==> flow/design.v <==
module Mux2to1 #(
    parameter DATA_WIDTH = 32   
)(
    input [DATA_WIDTH-1:0] in0,   
    input [DATA_WIDTH-1:0] in1,   
    input sel,                    
    output reg [DATA_WIDTH-1:0] out  
);
    always @(*) begin
        out = (sel == 1'b0) ? in0 : in1;
    end
endmodule
module Adder (
    input  [31:0]  a,
    input  [31:0]  b, 
    output [31:0] out
);
	reg [31:0] result;
	always@(*) begin
		result = a + b;     
	end
	assign out = result;
endmodule
module pc_incrementer (
    input [31:0] pc_in,
    output [31:0] pc_out
);
    assign pc_out = pc_in + 32'd1;  
endmodule
module branch_mux (
    input branch_taken,           
    input [31:0] branch_address,  
    input [31:0] next_pc,         
    output reg [31:0] pc_out      
);
    always @(*) begin
        if (branch_taken) begin
            pc_out = branch_address;  
        end else begin
            pc_out = next_pc;         
        end
    end
endmodule
module program_counter (
    input clk,                 
    input reset,               
    input freeze,              
    input [31:0] next_address,  
    output reg [31:0] pc        
);
    always @(posedge clk or posedge reset) begin
        if (reset) begin
            pc <= 32'b0;  
        end else if (!freeze) begin
            pc <= next_address;  
        end
    end
endmodule
module IF_Stage (
    input clk,                      
    input rst,                      
    input freeze,                   
    input Branch_taken,             
    input [31:0] BranchAddr,        
    input [31:0] imem_data,         
    output [31:0] PC,               
    output [31:0] Instruction       
);
    wire [31:0] next_address;        
    wire [31:0] selected_address;    
    program_counter pc_module (
        .clk(clk),
        .reset(rst),
        .freeze(freeze & ~Branch_taken),  
        .next_address(selected_address),  
        .pc(PC)
    );
    pc_incrementer pc_inc (
        .pc_in(PC),
        .pc_out(next_address)
    );
    branch_mux branch_selector (
        .branch_taken(Branch_taken),
        .branch_address(BranchAddr),
        .next_pc(next_address),
        .pc_out(selected_address)
    );
    assign Instruction = imem_data;
endmodule
module IF_Stage_Reg (
    input clk,                      
    input rst,                      
    input freeze,                   
    input flush,                    
    input [31:0] PC_in,             
    input [31:0] Instruction_in,    
    output reg [31:0] PC,           
    output reg [31:0] Instruction   
);
    always @(posedge clk or posedge rst) begin
        if (rst) begin
            PC <= 32'b0;
            Instruction <= 32'b0;
        end else if (flush) begin
            PC <= 32'b0;
            Instruction <= 32'b0;
        end else if (!freeze) begin
            PC <= PC_in;
            Instruction <= Instruction_in;
        end
    end
endmodule
module ConditionCheck(
    input [3:0] condition,
    input [3:0] status,
    output reg result
);
    wire n, z, c, v;
    assign {z, c, n, v} = status;
always @(condition, n, z, c, v) begin
        result = 1'b0;
        case (condition)
            4'b0000: result = z;              
            4'b0001: result = ~z;             
            4'b0010: result = c;              
            4'b0011: result = ~c;             
            4'b0100: result = n;              
            4'b0101: result = ~n;             
            4'b0110: result = v;              
            4'b0111: result = ~v;             
            4'b1000: result = c & ~z;         
            4'b1001: result = ~c | z;         
            4'b1010: result = (n == v);       
            4'b1011: result = (n != v);       
            4'b1100: result = ~z & (n == v);  
            4'b1101: result = z & (n != v);   
            4'b1110: result = 1'b1;           
            default: result = 1'b0;
        endcase
    end
endmodule
module ControlUnit(
    input [1:0] mode,
    input [3:0] opcode,
    input sIn,
    output reg [3:0] aluCmd,
    output reg memRead, memWrite,
    output reg wbEn, branch, sOut
);
    always @(mode, opcode, sIn) begin
        aluCmd = 4'd0;
        {memRead, memWrite} = 2'd0;
        {wbEn, branch, sOut} = 3'd0;
        case (opcode)
            4'b1101: aluCmd = 4'b0001;  
            4'b1111: aluCmd = 4'b1001;  
            4'b0100: aluCmd = 4'b0010;  
            4'b0101: aluCmd = 4'b0011;  
            4'b0010: aluCmd = 4'b0100;  
            4'b0110: aluCmd = 4'b0101;  
            4'b0000: aluCmd = 4'b0110;  
            4'b1100: aluCmd = 4'b0111;  
            4'b0001: aluCmd = 4'b1000;  
            4'b1010: aluCmd = 4'b0100;  
            4'b1000: aluCmd = 4'b0110;  
            default: aluCmd = 4'b0001;
        endcase
        case (mode)
            2'b00: begin
                sOut = sIn;
                wbEn = (opcode == 4'b1010 || opcode == 4'b1000) ? 1'b0 : 1'b1;
            end
            2'b01: begin
                wbEn = sIn;
                memRead = sIn;
                memWrite = ~sIn;
            end
            2'b10: branch = 1'b1;
            default:;
        endcase
    end
endmodule
module RegisterFile (
    input clk, rst,
    input [3:0] src1, src2, Dest_wb,
    input [31:0] Result_WB,
    input writeBackEn,
    output [31:0] Val_Rn,Val_Rm 
);
    reg [31:0] register_array [15:0];
    assign Val_Rn = register_array[src1];
    assign Val_Rm = register_array[src2];
    integer i;
    always @(negedge clk) begin
        if (rst) begin
            for (i = 0; i < 16; i = i + 1) begin
                register_array[i] <= 32'b0;
            end
        end else if (writeBackEn) begin
            register_array[Dest_wb] <= Result_WB;
        end
    end
endmodule
module ID_Stage (
    input clk,                
    input rst,                
    input [31:0] Instruction,  
    input [31:0] Result_WB,    
    input writeBackEn,         
    input [3:0] Dest_wb,       
    input hazard,              
    input [3:0] SR,            
    output WB_EN,              
    output MEM_R_EN,           
    output MEM_W_EN,           
    output [3:0] EXE_CMD,      
    output [31:0] Val_Rn,      
    output [31:0] Val_Rm,      
    output imm,                
    output [11:0] Shift_operand,  
    output signed [23:0] Signed_imm_24,  
    output [3:0] Dest,         
    output [3:0] src1,         
    output [3:0] src2,         
    output B,
    output S,
    output Two_src             
);
    wire [3:0] cond_code;           
    wire [1:0] mode;                
    wire [3:0] opcode;              
    wire cond_result;               
    wire ctrl_wbEn, ctrl_memRead, ctrl_memWrite, ctrl_branch, ctrl_s;
    wire [3:0] reg_src2;            
    wire [3:0] ctrl_aluCmd;         
    wire cond_final;                
    assign cond_code = Instruction[31:28];
    assign mode = Instruction[27:26];
    assign opcode = Instruction[24:21];
    assign imm = Instruction[25];
    assign Shift_operand = Instruction[11:0];
    assign Signed_imm_24 = Instruction[23:0];
    assign Dest = Instruction[15:12];
    assign src1 = Instruction[19:16];
    assign Two_src = ~imm | ctrl_memWrite;
    ConditionCheck condition_check(
        .condition(cond_code),
        .status(SR),
        .result(cond_result)
    );
    ControlUnit control_unit(
        .mode(mode),
        .opcode(opcode),
        .sIn(Instruction[20]),
        .aluCmd(ctrl_aluCmd),
        .memRead(ctrl_memRead),
        .memWrite(ctrl_memWrite),
        .wbEn(ctrl_wbEn),
        .branch(ctrl_branch),
        .sOut(ctrl_s)
    );
    RegisterFile rf(
        .clk(clk),
        .rst(rst),
        .src1(Instruction[19:16]),
        .src2(reg_src2),
        .Dest_wb(Dest_wb),
        .Result_WB(Result_WB),
        .writeBackEn(writeBackEn),
        .Val_Rn(Val_Rn),
        .Val_Rm(Val_Rm)
    );
    Mux2to1 #(.DATA_WIDTH(4)) mux_regSrc2(
        .in0(Instruction[3:0]),
        .in1(Instruction[15:12]),
        .sel(ctrl_memWrite),
        .out(reg_src2)
    );
    assign cond_final = ~cond_result | hazard;
    assign src2 = reg_src2;
    Mux2to1 #(.DATA_WIDTH(9)) mux_ctrlSignals(
        .in0({ctrl_aluCmd, ctrl_memRead, ctrl_memWrite, ctrl_wbEn, ctrl_branch, ctrl_s}),
        .in1(9'd0),
        .sel(cond_final),
        .out({EXE_CMD, MEM_R_EN, MEM_W_EN, WB_EN, B, S})
    );
endmodule
module ID_Stage_Reg (
    input clk,                
    input rst,                
    input flush,              
    input WB_EN_IN,           
    input MEM_R_EN_IN,        
    input MEM_W_EN_IN,        
    input B_in,               
    input S_in,               
    input [3:0] EXE_CMD_IN,   
    input [31:0] PC_IN,       
    input [31:0] Val_Rn_IN,   
    input [31:0] Val_Rm_IN,   
    input imm_IN,             
    input signed [11:0] Shift_operand_IN,  
    input [23:0] Signed_imm_24_IN,         
    input [3:0] Dest_IN,      
    input [3:0] SR_in,
    output reg WB_EN,         
    output reg MEM_R_EN,      
    output reg MEM_W_EN,      
    output reg [3:0] EXE_CMD,  
    output reg [31:0] PC,     
    output reg [31:0] Val_Rn,  
    output reg [31:0] Val_Rm,  
    output reg imm,           
    output reg [11:0] Shift_operand,  
    output reg [23:0] Signed_imm_24,  
    output reg [3:0] Dest,     
    output reg B_out,
    output reg S_out,
    output reg [3:0] SR_out
);
    always @(posedge clk or posedge rst) begin
        if (rst) begin
            WB_EN <= 1'b0;
            MEM_R_EN <= 1'b0;
            MEM_W_EN <= 1'b0;
            B_out <= 1'b0;
            S_out <= 1'b0;
            EXE_CMD <= 4'b0;
            PC <= 32'b0;
            Val_Rn <= 32'b0;
            Val_Rm <= 32'b0;
            imm <= 1'b0;
            Shift_operand <= 12'b0;
            Signed_imm_24 <= 24'b0;
            Dest <= 4'b0;
            SR_out <= 4'b0;
        end else if (flush) begin
            WB_EN <= 1'b0;
            MEM_R_EN <= 1'b0;
            MEM_W_EN <= 1'b0;
            B_out <= 1'b0;
            S_out <= 1'b0;
            EXE_CMD <= 4'b0;
            PC <= 32'b0;
            Val_Rn <= 32'b0;
            Val_Rm <= 32'b0;
            imm <= 1'b0;
            Shift_operand <= 12'b0;
            Signed_imm_24 <= 24'b0;
            Dest <= 4'b0;
            SR_out <= 4'b0;
        end else begin
            WB_EN <= WB_EN_IN;
            MEM_R_EN <= MEM_R_EN_IN;
            MEM_W_EN <= MEM_W_EN_IN;
            B_out <= B_in;
            S_out <= S_in;
            EXE_CMD <= EXE_CMD_IN;
            PC <= PC_IN;
            Val_Rn <= Val_Rn_IN;
            Val_Rm <= Val_Rm_IN;
            imm <= imm_IN;
            Shift_operand <= Shift_operand_IN;
            Signed_imm_24 <= Signed_imm_24_IN;
            Dest <= Dest_IN;
            SR_out <= SR_in;
        end
    end
endmodule
module Val2_Generator
(
    input       [11:0]    shifter_operand,
    input                           imm, is_for_memory,
    input   [31:0]       val_Rm,
    output reg [31:0]   val2_out
);
    reg [31:0]  _32bit_immd_temp;
    always @(*) begin
        _32bit_immd_temp = {24'b0, shifter_operand[7:0]};
        if(is_for_memory == 1'b1)
            val2_out = {20'b0, shifter_operand};
        else if(imm == 1'b1) begin
            val2_out = (_32bit_immd_temp >> {shifter_operand[11:8], 1'b0}) |
                       (_32bit_immd_temp << (6'd32 - {shifter_operand[11:8], 1'b0}));
        end
        else begin
            case (shifter_operand[6:5])
                00: begin
                    val2_out = val_Rm << shifter_operand[11:7];
                end
                01: begin
                    val2_out = val_Rm >> shifter_operand[11:7];
                end
                10: begin
                    val2_out = val_Rm >>> shifter_operand[11:7];
                end
                11: begin
                    val2_out = (val_Rm >> shifter_operand[11:7]) |
                               (val_Rm << (6'd32 - shifter_operand[11:7]));
                end
                default:begin
                    val2_out = val_Rm << shifter_operand[11:7];
                end
            endcase
        end
    end
endmodule
module ALU
(
    input       [31:0]   val1, val2,
    input                           carry,
    input       [3:0]               EX_command,
    output  [31:0]   res,
    output  [3:0]               SR
);
    reg V1, C1;
    wire N1, Z1;
    reg [32:0] temp_res;
    assign res = temp_res[31:0];
    assign SR = {Z1, C1, N1, V1};
    assign N1 = res[31];
    assign Z1 = |res ? 0:1;
    always @(*) begin
        V1 = 1'b0;
        C1 = 1'b0;
        case (EX_command)
            4'b0001: begin
                temp_res = val2;
            end
            4'b1001: begin
                temp_res = ~val2;
            end
            4'b0010: begin
                temp_res = val1 + val2;
                C1 = temp_res[32];
                V1 = (val1[31] ~^ val2[31]) & (temp_res[31] ^ val1[31]);
            end
            4'b0011: begin
                temp_res = val1 + val2 + carry;
                C1 = temp_res[32];
                V1 = (val1[31] ~^ val2[31]) & (temp_res[31] ^ val1[31]);
            end
            4'b0100: begin
                temp_res = {val1[31], val1} - {val2[31], val2};
                C1 = temp_res[32];
                V1 = (val1[31] ^ val2[31]) & (temp_res[31] ^ val1[31]);
            end
            4'b0101: begin
                temp_res = val1 - val2 - {31'b0,~carry}; 
                C1 = temp_res[32];
                V1 = (val1[31] ^ val2[31]) & (temp_res[31] ^ val1[31]);
            end
            4'b0110: begin
                temp_res = val1 & val2;
            end
            4'b0111: begin
                temp_res = val1 | val2;
            end
            4'b1000: begin
                temp_res = val1 ^ val2;
            end
            4'b1100: begin
                temp_res = {val1[31], val1} - {val2[31], val2};
                C1 = temp_res[32];
                V1 = (val1[31] ^ val2[31]) & (temp_res[31] ^ val1[31]);
            end
            4'b1110: begin
                temp_res = val1 & val2;
            end
            4'b1010: begin
                temp_res = val1 + val2;
            end
            4'b1010: begin
                temp_res = val1 - val2;
            end
            default:
                temp_res = 32'b0;
        endcase
    end
endmodule
module EXE_Stage
(
  input                    clk,
  input                    rst,
  input  [31:0] pc_in,
  input  [23:0] signed_immediate,
  input  [3:0] EX_command,
  input  [3:0] SR_in,
  input  [11:0] shifter_operand,
  input  [3:0] dst_in,
  input  mem_read_in, mem_write_in, imm, WB_en_in, B_in,
  input  [31:0] val_Rn_in, val_Rm_in,
  output [3:0] dst_out,
  output [3:0] SR_out,
  output [31:0] ALU_res,
  output [31:0] val_Rm_out,
  output [31:0] branch_address,
  output mem_read_out, mem_write_out, WB_en_out, B_out,
  output [31:0] pc 
);
  wire [31:0] val2;
  wire is_for_memory;
  Adder Adder_Inst(
    .a(pc_in + 1'b1),
    .b({{(8){signed_immediate[23]}}, signed_immediate}),
    .out(branch_address)
  );
  wire [31:0] alu_src1;
  wire [31:0] alu_src2;
  Val2_Generator Val2_Generator_Inst(
    .val_Rm(val_Rm_in),
    .shifter_operand(shifter_operand),
    .imm(imm),
    .is_for_memory(is_for_memory),
    .val2_out(val2)
	);
  ALU ALU_Inst(
    .val1(val_Rn_in),
    .val2(val2),
    .EX_command(EX_command),
    .carry(SR_in[2]),
    .res(ALU_res),
    .SR(SR_out)
  );
  assign is_for_memory = mem_read_in | mem_write_in;
  assign pc = pc_in;
  assign dst_out = dst_in;
	assign mem_read_out = mem_read_in;
	assign mem_write_out = mem_write_in;
  assign WB_en_out = WB_en_in;
  assign B_out = B_in;
  assign val_Rm_out = val_Rm_in;
endmodule
module EXE_Stage_Reg
(
  input                    clk,
  input                    rst,
  input  [31:0] pc_in,
  input  [3:0] dst_in,
  input  mem_read_in, mem_write_in, WB_en_in,
  input  [31:0] val_Rm_in,
  input [31:0] ALU_res_in,
  output reg [3:0] dst_out,
  output reg [31:0] ALU_res_out,
  output reg [31:0] val_Rm_out,
  output reg mem_read_out, mem_write_out, WB_en_out,
  output reg [31:0] pc 
);
always @(posedge clk, posedge rst) begin
    if(rst) begin
      pc <= 0;
      dst_out <=  0;
      ALU_res_out <= 0;
      val_Rm_out <= 0;
      mem_read_out <= 0;
      mem_write_out <= 0;
      WB_en_out <= 0;
    end
    else begin
      pc <= pc_in;
      dst_out <= dst_in;
      ALU_res_out <= ALU_res_in;
      val_Rm_out <= val_Rm_in;
      mem_read_out <= mem_read_in;
      mem_write_out <= mem_write_in;
      WB_en_out <= WB_en_in;
    end
end
endmodule
module MEM_Reg
(
    input                       clk,
    input                       rst,
    input [3:0] dst,
    input [31:0] ALU_res,
    input [31:0] mem,
    input mem_read, WB_en,
    output reg [3:0] dst_out,
    output reg [31:0] ALU_res_out,
    output reg [31:0] mem_out,
    output reg mem_read_out, WB_en_out
);
always @(posedge clk, posedge rst) begin
    if(rst) begin
        dst_out <= 0;
        ALU_res_out <= 0;
        mem_out <= 0;
        mem_read_out <= 0;
        WB_en_out <= 0;
    end
    else begin
        dst_out <= dst;
        ALU_res_out <= ALU_res;
        mem_out <= mem;
        mem_read_out <= mem_read;
        WB_en_out <= WB_en;
    end
end
endmodule
module WB_Stage
(
    input                    clk,
    input                    rst,
    input [3:0] dst,
    input [31:0] ALU_res,
    input [31:0] mem,
    input mem_read, WB_en,
    output [3:0] WB_Dest,
    output WB_en_out,
    output [31:0] WB_Value
);
assign WB_Dest = dst;
assign WB_en_out = WB_en;
Mux2to1 #(.DATA_WIDTH(32)) MUX_2_to_1_Reg_File (
		.in0(ALU_res), .in1(mem),
		.sel(mem_read),
		.out(WB_Value)
	);
endmodule
module Status_Reg
(
    input            clk,
    input            rst,
    input            load,
    input      [3:0] status_in,
    output reg [3:0] status
);
    always @(negedge clk or posedge rst) begin
  if(rst) begin
    status <= 0;
  end  
  else if(load) begin
    status <= status_in;
  end
  else begin
    status <= status;
  end    
 end
endmodule
module HazardUnit(
    input [3:0] rn, rdm,
    input twoSrc,
    input [3:0] destEx, destMem,
    input wbEnEx, wbEnMem,  
    output reg hazard
);
   always @(*) begin
        hazard = 1'b0;
        if (wbEnEx) begin
            if ((rn == destEx) || (twoSrc && (rdm == destEx))) begin
                hazard = 1'b1;
            end
        end
        if (wbEnMem) begin
            if ((rn == destMem) || (twoSrc && (rdm == destMem))) begin
                hazard = 1'b1;
            end
        end
    end
endmodule
module arm_core (
    input         clk,
    input         rst,
    output [7:0]  imem_addr,
    input  [31:0] imem_data,
    output [5:0]  dmem_addr,
    output [31:0] dmem_wdata,
    output        dmem_we,
    input  [31:0] dmem_rdata,
    output        wb_en,
    output [3:0]  wb_dest,
    output [31:0] wb_value
);
  wire [31:0] IF_stage_pc_out;
  wire [31:0] IF_stage_instruction_out;
  wire [31:0] branch_address;
  wire EXE_stage_B_out;
  wire hazard_detected;
  IF_Stage IF_Stage_Inst (
    .clk(clk),
    .rst(rst),
    .freeze(hazard_detected),
    .Branch_taken(EXE_stage_B_out),
    .BranchAddr(branch_address),
    .imem_data(imem_data),
    .PC(IF_stage_pc_out),
    .Instruction(IF_stage_instruction_out)
  );
  assign imem_addr = IF_stage_pc_out[7:0];
  wire [31:0] IF_reg_pc_out;
  wire [31:0] IF_reg_instruction_out;
  IF_Stage_Reg IF_Reg_Inst (
    .clk(clk),
    .rst(rst),
    .freeze(hazard_detected),
    .flush(EXE_stage_B_out),
    .PC_in(IF_stage_pc_out),
    .Instruction_in(IF_stage_instruction_out),
    .PC(IF_reg_pc_out),
    .Instruction(IF_reg_instruction_out)
  );
  wire [3:0]  ID_stage_reg_file_dst;
  wire [3:0]  ID_stage_reg_file_src1, ID_stage_reg_file_src2;
  wire [31:0] ID_stage_val_Rn, ID_stage_val_Rm;
  wire [23:0] ID_stage_signed_immediate;
  wire [11:0] ID_stage_shifter_operand;
  wire [3:0]  ID_stage_EX_command_out;
  wire [3:0]  status;
  wire ID_stage_mem_read_out, ID_stage_mem_write_out, ID_stage_WB_en_out,
       ID_stage_Imm_out, ID_stage_B_out, ID_stage_SR_update_out;
  wire [3:0]  WB_Stage_dst_out;
  wire [31:0] WB_Value;
  wire WB_Stage_WB_en_out;
  wire has_src1;
  ID_Stage ID_Stage_Inst (
    .clk(clk),
    .rst(rst),
    .hazard(hazard_detected),
    .Instruction(IF_reg_instruction_out),
    .Dest_wb(WB_Stage_dst_out),
    .Result_WB(WB_Value),
    .writeBackEn(WB_Stage_WB_en_out),
    .SR(status),
    .Dest(ID_stage_reg_file_dst),
    .Val_Rn(ID_stage_val_Rn), .Val_Rm(ID_stage_val_Rm),
    .Signed_imm_24(ID_stage_signed_immediate),
    .Shift_operand(ID_stage_shifter_operand),
    .EXE_CMD(ID_stage_EX_command_out),
    .MEM_R_EN(ID_stage_mem_read_out), .MEM_W_EN(ID_stage_mem_write_out),
    .WB_EN(ID_stage_WB_en_out),
    .imm(ID_stage_Imm_out),
    .B(ID_stage_B_out),
    .S(ID_stage_SR_update_out),
    .Two_src(has_src1),
    .src1(ID_stage_reg_file_src1),
    .src2(ID_stage_reg_file_src2)
  );
  wire [31:0] ID_reg_pc_out;
  wire [3:0]  ID_reg_reg_file_dst_out;
  wire [31:0] ID_reg_val_Rn_out, ID_reg_val_Rm_out;
  wire [23:0] ID_reg_signed_immediate_out;
  wire [11:0] ID_reg_shifter_operand_out;
  wire [3:0]  ID_reg_SR_out, ID_reg_EX_command_out;
  wire ID_reg_mem_read_out, ID_reg_mem_write_out, ID_reg_WB_en_out,
       ID_reg_Imm_out, ID_reg_B_out, ID_reg_SR_update_out;
  ID_Stage_Reg ID_Reg_Inst (
    .clk(clk),
    .rst(rst),
    .flush(EXE_stage_B_out),
    .PC_IN(IF_reg_pc_out),
    .Dest_IN(ID_stage_reg_file_dst),
    .Val_Rn_IN(ID_stage_val_Rn), .Val_Rm_IN(ID_stage_val_Rm),
    .Signed_imm_24_IN(ID_stage_signed_immediate),
    .Shift_operand_IN(ID_stage_shifter_operand),
    .EXE_CMD_IN(ID_stage_EX_command_out),
    .MEM_R_EN_IN(ID_stage_mem_read_out), .MEM_W_EN_IN(ID_stage_mem_write_out),
    .WB_EN_IN(ID_stage_WB_en_out),
    .imm_IN(ID_stage_Imm_out),
    .B_in(ID_stage_B_out),
    .S_in(ID_stage_SR_update_out),
    .PC(ID_reg_pc_out),
    .Dest(ID_reg_reg_file_dst_out),
    .Val_Rn(ID_reg_val_Rn_out), .Val_Rm(ID_reg_val_Rm_out),
    .Signed_imm_24(ID_reg_signed_immediate_out),
    .Shift_operand(ID_reg_shifter_operand_out),
    .EXE_CMD(ID_reg_EX_command_out),
    .MEM_R_EN(ID_reg_mem_read_out), .MEM_W_EN(ID_reg_mem_write_out),
    .WB_EN(ID_reg_WB_en_out),
    .imm(ID_reg_Imm_out),
    .B_out(ID_reg_B_out),
    .S_out(ID_reg_SR_update_out),
    .SR_in(status),
    .SR_out(ID_reg_SR_out)
  );
  wire [31:0] EXE_stage_pc_out;
  wire [3:0]  EXE_stage_reg_file_dst_out;
  wire [31:0] EXE_stage_val_Rm_out;
  wire [3:0]  EXE_stage_SR_out;
  wire [31:0] ALU_res;
  wire EXE_stage_mem_read_out, EXE_stage_mem_write_out, EXE_stage_WB_en_out;
  EXE_Stage EXE_Stage_Inst (
    .clk(clk),
    .rst(rst),
    .pc_in(ID_reg_pc_out),
    .signed_immediate(ID_reg_signed_immediate_out),
    .EX_command(ID_reg_EX_command_out),
    .SR_in(ID_reg_SR_out),
    .shifter_operand(ID_reg_shifter_operand_out),
    .dst_in(ID_reg_reg_file_dst_out),
    .mem_read_in(ID_reg_mem_read_out), .mem_write_in(ID_reg_mem_write_out),
    .imm(ID_reg_Imm_out),
    .WB_en_in(ID_reg_WB_en_out),
    .B_in(ID_reg_B_out),
    .val_Rn_in(ID_reg_val_Rn_out), .val_Rm_in(ID_reg_val_Rm_out),
    .dst_out(EXE_stage_reg_file_dst_out),
    .SR_out(EXE_stage_SR_out),
    .ALU_res(ALU_res),
    .val_Rm_out(EXE_stage_val_Rm_out),
    .branch_address(branch_address),
    .mem_read_out(EXE_stage_mem_read_out), .mem_write_out(EXE_stage_mem_write_out),
    .WB_en_out(EXE_stage_WB_en_out),
    .B_out(EXE_stage_B_out),
    .pc(EXE_stage_pc_out)
  );
  wire [31:0] EXE_reg_pc_out;
  wire [3:0]  EXE_reg_dst_out;
  wire [31:0] EXE_reg_ALU_res_out;
  wire [31:0] EXE_reg_val_Rm_out;
  wire EXE_reg_mem_read_out, EXE_reg_mem_write_out, EXE_reg_WB_en_out;
  EXE_Stage_Reg EXE_Reg_Inst (
    .clk(clk),
    .rst(rst),
    .pc_in(EXE_stage_pc_out),
    .dst_in(EXE_stage_reg_file_dst_out),
    .mem_read_in(EXE_stage_mem_read_out), .mem_write_in(EXE_stage_mem_write_out),
    .WB_en_in(EXE_stage_WB_en_out),
    .val_Rm_in(EXE_stage_val_Rm_out),
    .ALU_res_in(ALU_res),
    .dst_out(EXE_reg_dst_out),
    .ALU_res_out(EXE_reg_ALU_res_out),
    .val_Rm_out(EXE_reg_val_Rm_out),
    .mem_read_out(EXE_reg_mem_read_out), .mem_write_out(EXE_reg_mem_write_out),
    .WB_en_out(EXE_reg_WB_en_out),
    .pc(EXE_reg_pc_out)
  );
  wire [31:0] Mem_Stage_mem_out;
  assign dmem_addr  = EXE_reg_ALU_res_out[7:2];
  assign dmem_wdata = EXE_reg_val_Rm_out;
  assign dmem_we    = EXE_reg_mem_write_out;
  assign Mem_Stage_mem_out = EXE_reg_mem_read_out ? dmem_rdata : 32'b0;
  wire [3:0]  Mem_Reg_dst_out;
  wire [31:0] Mem_Reg_ALU_res_out;
  wire [31:0] Mem_Reg_mem_out;
  wire Mem_Reg_read_out, Mem_Reg_WB_en_out;
  MEM_Reg Mem_Reg_Inst (
    .clk(clk),
    .rst(rst),
    .dst(EXE_reg_dst_out),
    .ALU_res(EXE_reg_ALU_res_out),
    .mem(Mem_Stage_mem_out),
    .mem_read(EXE_reg_mem_read_out),
    .WB_en(EXE_reg_WB_en_out),
    .dst_out(Mem_Reg_dst_out),
    .ALU_res_out(Mem_Reg_ALU_res_out),
    .mem_out(Mem_Reg_mem_out),
    .mem_read_out(Mem_Reg_read_out),
    .WB_en_out(Mem_Reg_WB_en_out)
  );
  WB_Stage WB_Stage_Inst (
    .clk(clk),
    .rst(rst),
    .dst(Mem_Reg_dst_out),
    .ALU_res(Mem_Reg_ALU_res_out),
    .mem(Mem_Reg_mem_out),
    .mem_read(Mem_Reg_read_out),
    .WB_en(Mem_Reg_WB_en_out),
    .WB_Dest(WB_Stage_dst_out),
    .WB_en_out(WB_Stage_WB_en_out),
    .WB_Value(WB_Value)
  );
  assign wb_en    = WB_Stage_WB_en_out;
  assign wb_dest  = WB_Stage_dst_out;
  assign wb_value = WB_Value;
  Status_Reg Status_Reg_Inst (
    .clk(clk),
    .rst(rst),
    .load(ID_reg_SR_update_out),
    .status_in(EXE_stage_SR_out),
    .status(status)
  );
  HazardUnit Hazard_Detection_Unit_Inst (
    .rn(ID_stage_reg_file_src1),
    .rdm(ID_stage_reg_file_src2),
    .destEx(ID_reg_reg_file_dst_out),
    .destMem(EXE_reg_dst_out),
    .wbEnEx(ID_reg_WB_en_out),
    .wbEnMem(EXE_reg_WB_en_out),
    .twoSrc(has_src1),
    .hazard(hazard_detected)
  );
endmodule
Reports on arm_core
What the tools print for arm_core, step after step.
Lines are those of the file above, counted from 1.
Operators: Yosys type, input widths -> output width; for muxes data width and select width s.
Cell names lack the library's common part.
The mark - stands for no value.
Inputs
  top: arm_core
  clock port: clk
  library: sky130hd
  corner: tt_025C_1v80

Elaborated design
Yosys after proc, flatten, opt, wreduce and memory -nomap, before mapping. Memory bits, and registers merged into a memory's read port (data or address), are not among the register bits. Print and check cells are not counted.
Memory sizes are those after Yosys's memory passes, which may raise the word count (mostly to a power of two), join words into wider ones and drop unused or constant bits.
Storage and ports
  bits in registers: 390
  RAM bits: 512
  bits in read-only memories: 64
  memories: 2
  bits of input ports: 66
  output and inout bits: 84
  cells after elaboration: 173
Operators by class
  add/subtract/negate cells: 9
  equal/unequal tests: 38
  shift operators: 4
  mux-type cells: 48
  bitwise logic cells: 32
  reduce/logical cells: 11
Memory list
  ID_Stage_Inst.rf.register_array: words 16, width 32, line 190  | reg [31:0] register_array [15:0];
  (name not given): words 16, width 4, line 154  | case (opcode)
Operators by type and width (number)
  $mux 32: 15
  $pmux 32 s9: 1
  $sub 32x32->33: 2
  $add 32x1->32 const B: 2
  $or 32x32->32: 2
  $eq 4x4->1 const B: 14
  $add 32x32->33: 1
  $add 33x1->33: 1
  $sub 33x1->33: 1
  $add 32x32->32: 1
  $and 32x32->32: 1
  $xor 32x32->32: 1
  $shl 32x5->32: 1
  $shr 32x5->32: 1
  $not 32->32: 1
  $reduce_or 32->1: 1
  $eq 4x3->1 const B: 8
  $shr 8x5->32: 1
  $shl 8x6->32: 1
  $mux 24: 1
  $mux 4: 5
  $mux 1: 19
  $eq 4x2->1 const B: 4
  $eq 4x4->1: 4
  $pmux 1 s15: 1
  $mux 12: 1
  $not 1->1: 9
  $mux 9: 1
Not listed: further kinds 19, cells in them 41.

Logic depth
Longest topological path by Yosys (ltp), each cell counted once; first at word level (registers and memories cut), then after technology mapping (sequential cells cut; the memories' decode and read muxes count).
Logic depth
  depth in word-level cells: 13
  ABC_AREA: 0
  depth in mapped cells: 32
  gate-level depth less buffers: 26

Netlist
Yosys stat after the flow's synthesis: flattened, memories mapped to cells. It holds for the ABC_AREA given above (unset counts as 0); a run with the other value may have another netlist.
Totals and module areas in this step are rounded.
Cell types (number)
  edfxtp_1: 512
  dfrtp_1: 288
  mux4_2: 191
  nor2_1: 736
  nand2_1: 589
  ha_1: 163
  a211oi_1: 240
  clkbuf_1: 325
  and2_1: 190
  a21oi_1: 236
  mux2i_1: 117
  xnor2_1: 95
  inv_1: 171
  nor2b_1: 96
  a311oi_1: 68
  o21ai_0: 118
  a31oi_1: 85
  o211ai_1: 53
Not listed: further types 94, cells in them 893.
Synthesis totals
  cells in the netlist: 5166
  chip area (Yosys): 0.051 mm2
  area of sequential cells: 0.023 mm2
  flip-flop cells: 804
  buffer cells: 416
The figures by module come from a second, unflattened synthesis with its own total; it is not the netlist above.
Unflattened totals
  cells (unflattened synthesis): 5425
  area total of the unflattened synthesis: 0.062 mm2
Each row is one instance without its submodules.
By module
  RegisterFile: instances 1, cells 1688, area 0.027 mm2, seq. area 0.015 mm2
  ALU: instances 1, cells 1498, area 0.01 mm2, seq. area 0 mm2
  Val2_Generator: instances 1, cells 700, area 0.0056 mm2, seq. area 0 mm2
  ID_Stage_Reg: instances 1, cells 317, area 0.0048 mm2, seq. area 0.0038 mm2
  IF_Stage_Reg: instances 1, cells 207, area 0.0026 mm2, seq. area 0.0016 mm2
  EXE_Stage_Reg: instances 1, cells 104, area 0.0026 mm2, seq. area 0.0026 mm2
  MEM_Reg: instances 1, cells 71, area 0.0018 mm2, seq. area 0.0018 mm2
  Adder: instances 1, cells 232, area 0.0017 mm2, seq. area 0 mm2
  program_counter: instances 1, cells 69, area 0.0013 mm2, seq. area 0.0008 mm2
  EXE_Stage: instances 1, cells 169, area 0.0012 mm2, seq. area 0 mm2
  pc_incrementer: instances 1, cells 86, area 0.00061 mm2, seq. area 0 mm2
  Mux2to1 #(DATA_WIDTH=32): instances 1, cells 36, area 0.00054 mm2, seq. area 0 mm2
  branch_mux: instances 1, cells 36, area 0.00054 mm2, seq. area 0 mm2
  ID_Stage: instances 1, cells 48, area 0.00035 mm2, seq. area 0 mm2
Modules not listed: 9.

Measured data: module arm_core, platform sky130hd, 3 stored runs of the flow under differing settings, order arbitrary. Input and output delays are each 20% of the period that was set; the output load is 0.01 pF.
Measured values are rounded.

==> record 1: settings <==
{ "CELL_PAD_IN_SITES_DETAIL_PLACEMENT": 2, "CELL_PAD_IN_SITES_GLOBAL_PLACEMENT": 3, "PLACE_DENSITY_LB_ADDON": 0.28, "SLEW_MARGIN": 15, "TNS_END_PERCENT": 5, "period_ns": 16.0, "CAP_MARGIN": 20, "CORE_MARGIN": 2, "CORE_UTILIZATION": 40 }
==> record 1: results <==
cell area after synthesis: 0.051 mm2
full die area: 0.13 mm2
standard-cell area after routing: 0.061 mm2
utilization: 48%
worst setup slack after layout: 0.13 ns
total negative slack on setup checks: 0.000 ns
worst-case hold slack: 0.31 ns

==> record 2: settings <==
{ "ABC_AREA": 1, "CAP_MARGIN": 0, "CELL_PAD_IN_SITES_DETAIL_PLACEMENT": 1, "CELL_PAD_IN_SITES_GLOBAL_PLACEMENT": 1, "CORE_ASPECT_RATIO": 0.77, "CORE_MARGIN": 7, "CORE_UTILIZATION": 44, "CTS_CLUSTER_SIZE": 72, "HOLD_SLACK_MARGIN": 0.01, "MAX_ROUTING_LAYER": "met4", "MIN_ROUTING_LAYER": "met2", "PLACE_DENSITY": 0.6, "SLEW_MARGIN": 40, "period_ns": 9.06 }
==> record 2: results <==
not finished: routing ended with error GRT-0116

==> record 3: settings <==
{ "ABC_AREA": 1, "CAP_MARGIN": 0, "CELL_PAD_IN_SITES_DETAIL_PLACEMENT": 1, "CELL_PAD_IN_SITES_GLOBAL_PLACEMENT": 1, "CORE_ASPECT_RATIO": 0.94, "CORE_MARGIN": 7, "CORE_UTILIZATION": 22, "CTS_CLUSTER_SIZE": 72, "HOLD_SLACK_MARGIN": 0.01, "MAX_ROUTING_LAYER": "met4", "MIN_ROUTING_LAYER": "met2", "PLACE_DENSITY": 0.6, "SLEW_MARGIN": 30, "period_ns": 9.06 }
==> record 3: results <==
cell area after synthesis: 0.053 mm2
full die area: 0.25 mm2
standard-cell area after routing: 0.074 mm2
utilization: 31%
worst setup slack after layout: -0.87 ns
total negative slack on setup checks: -3.4 ns
worst-case hold slack: 0.34 ns
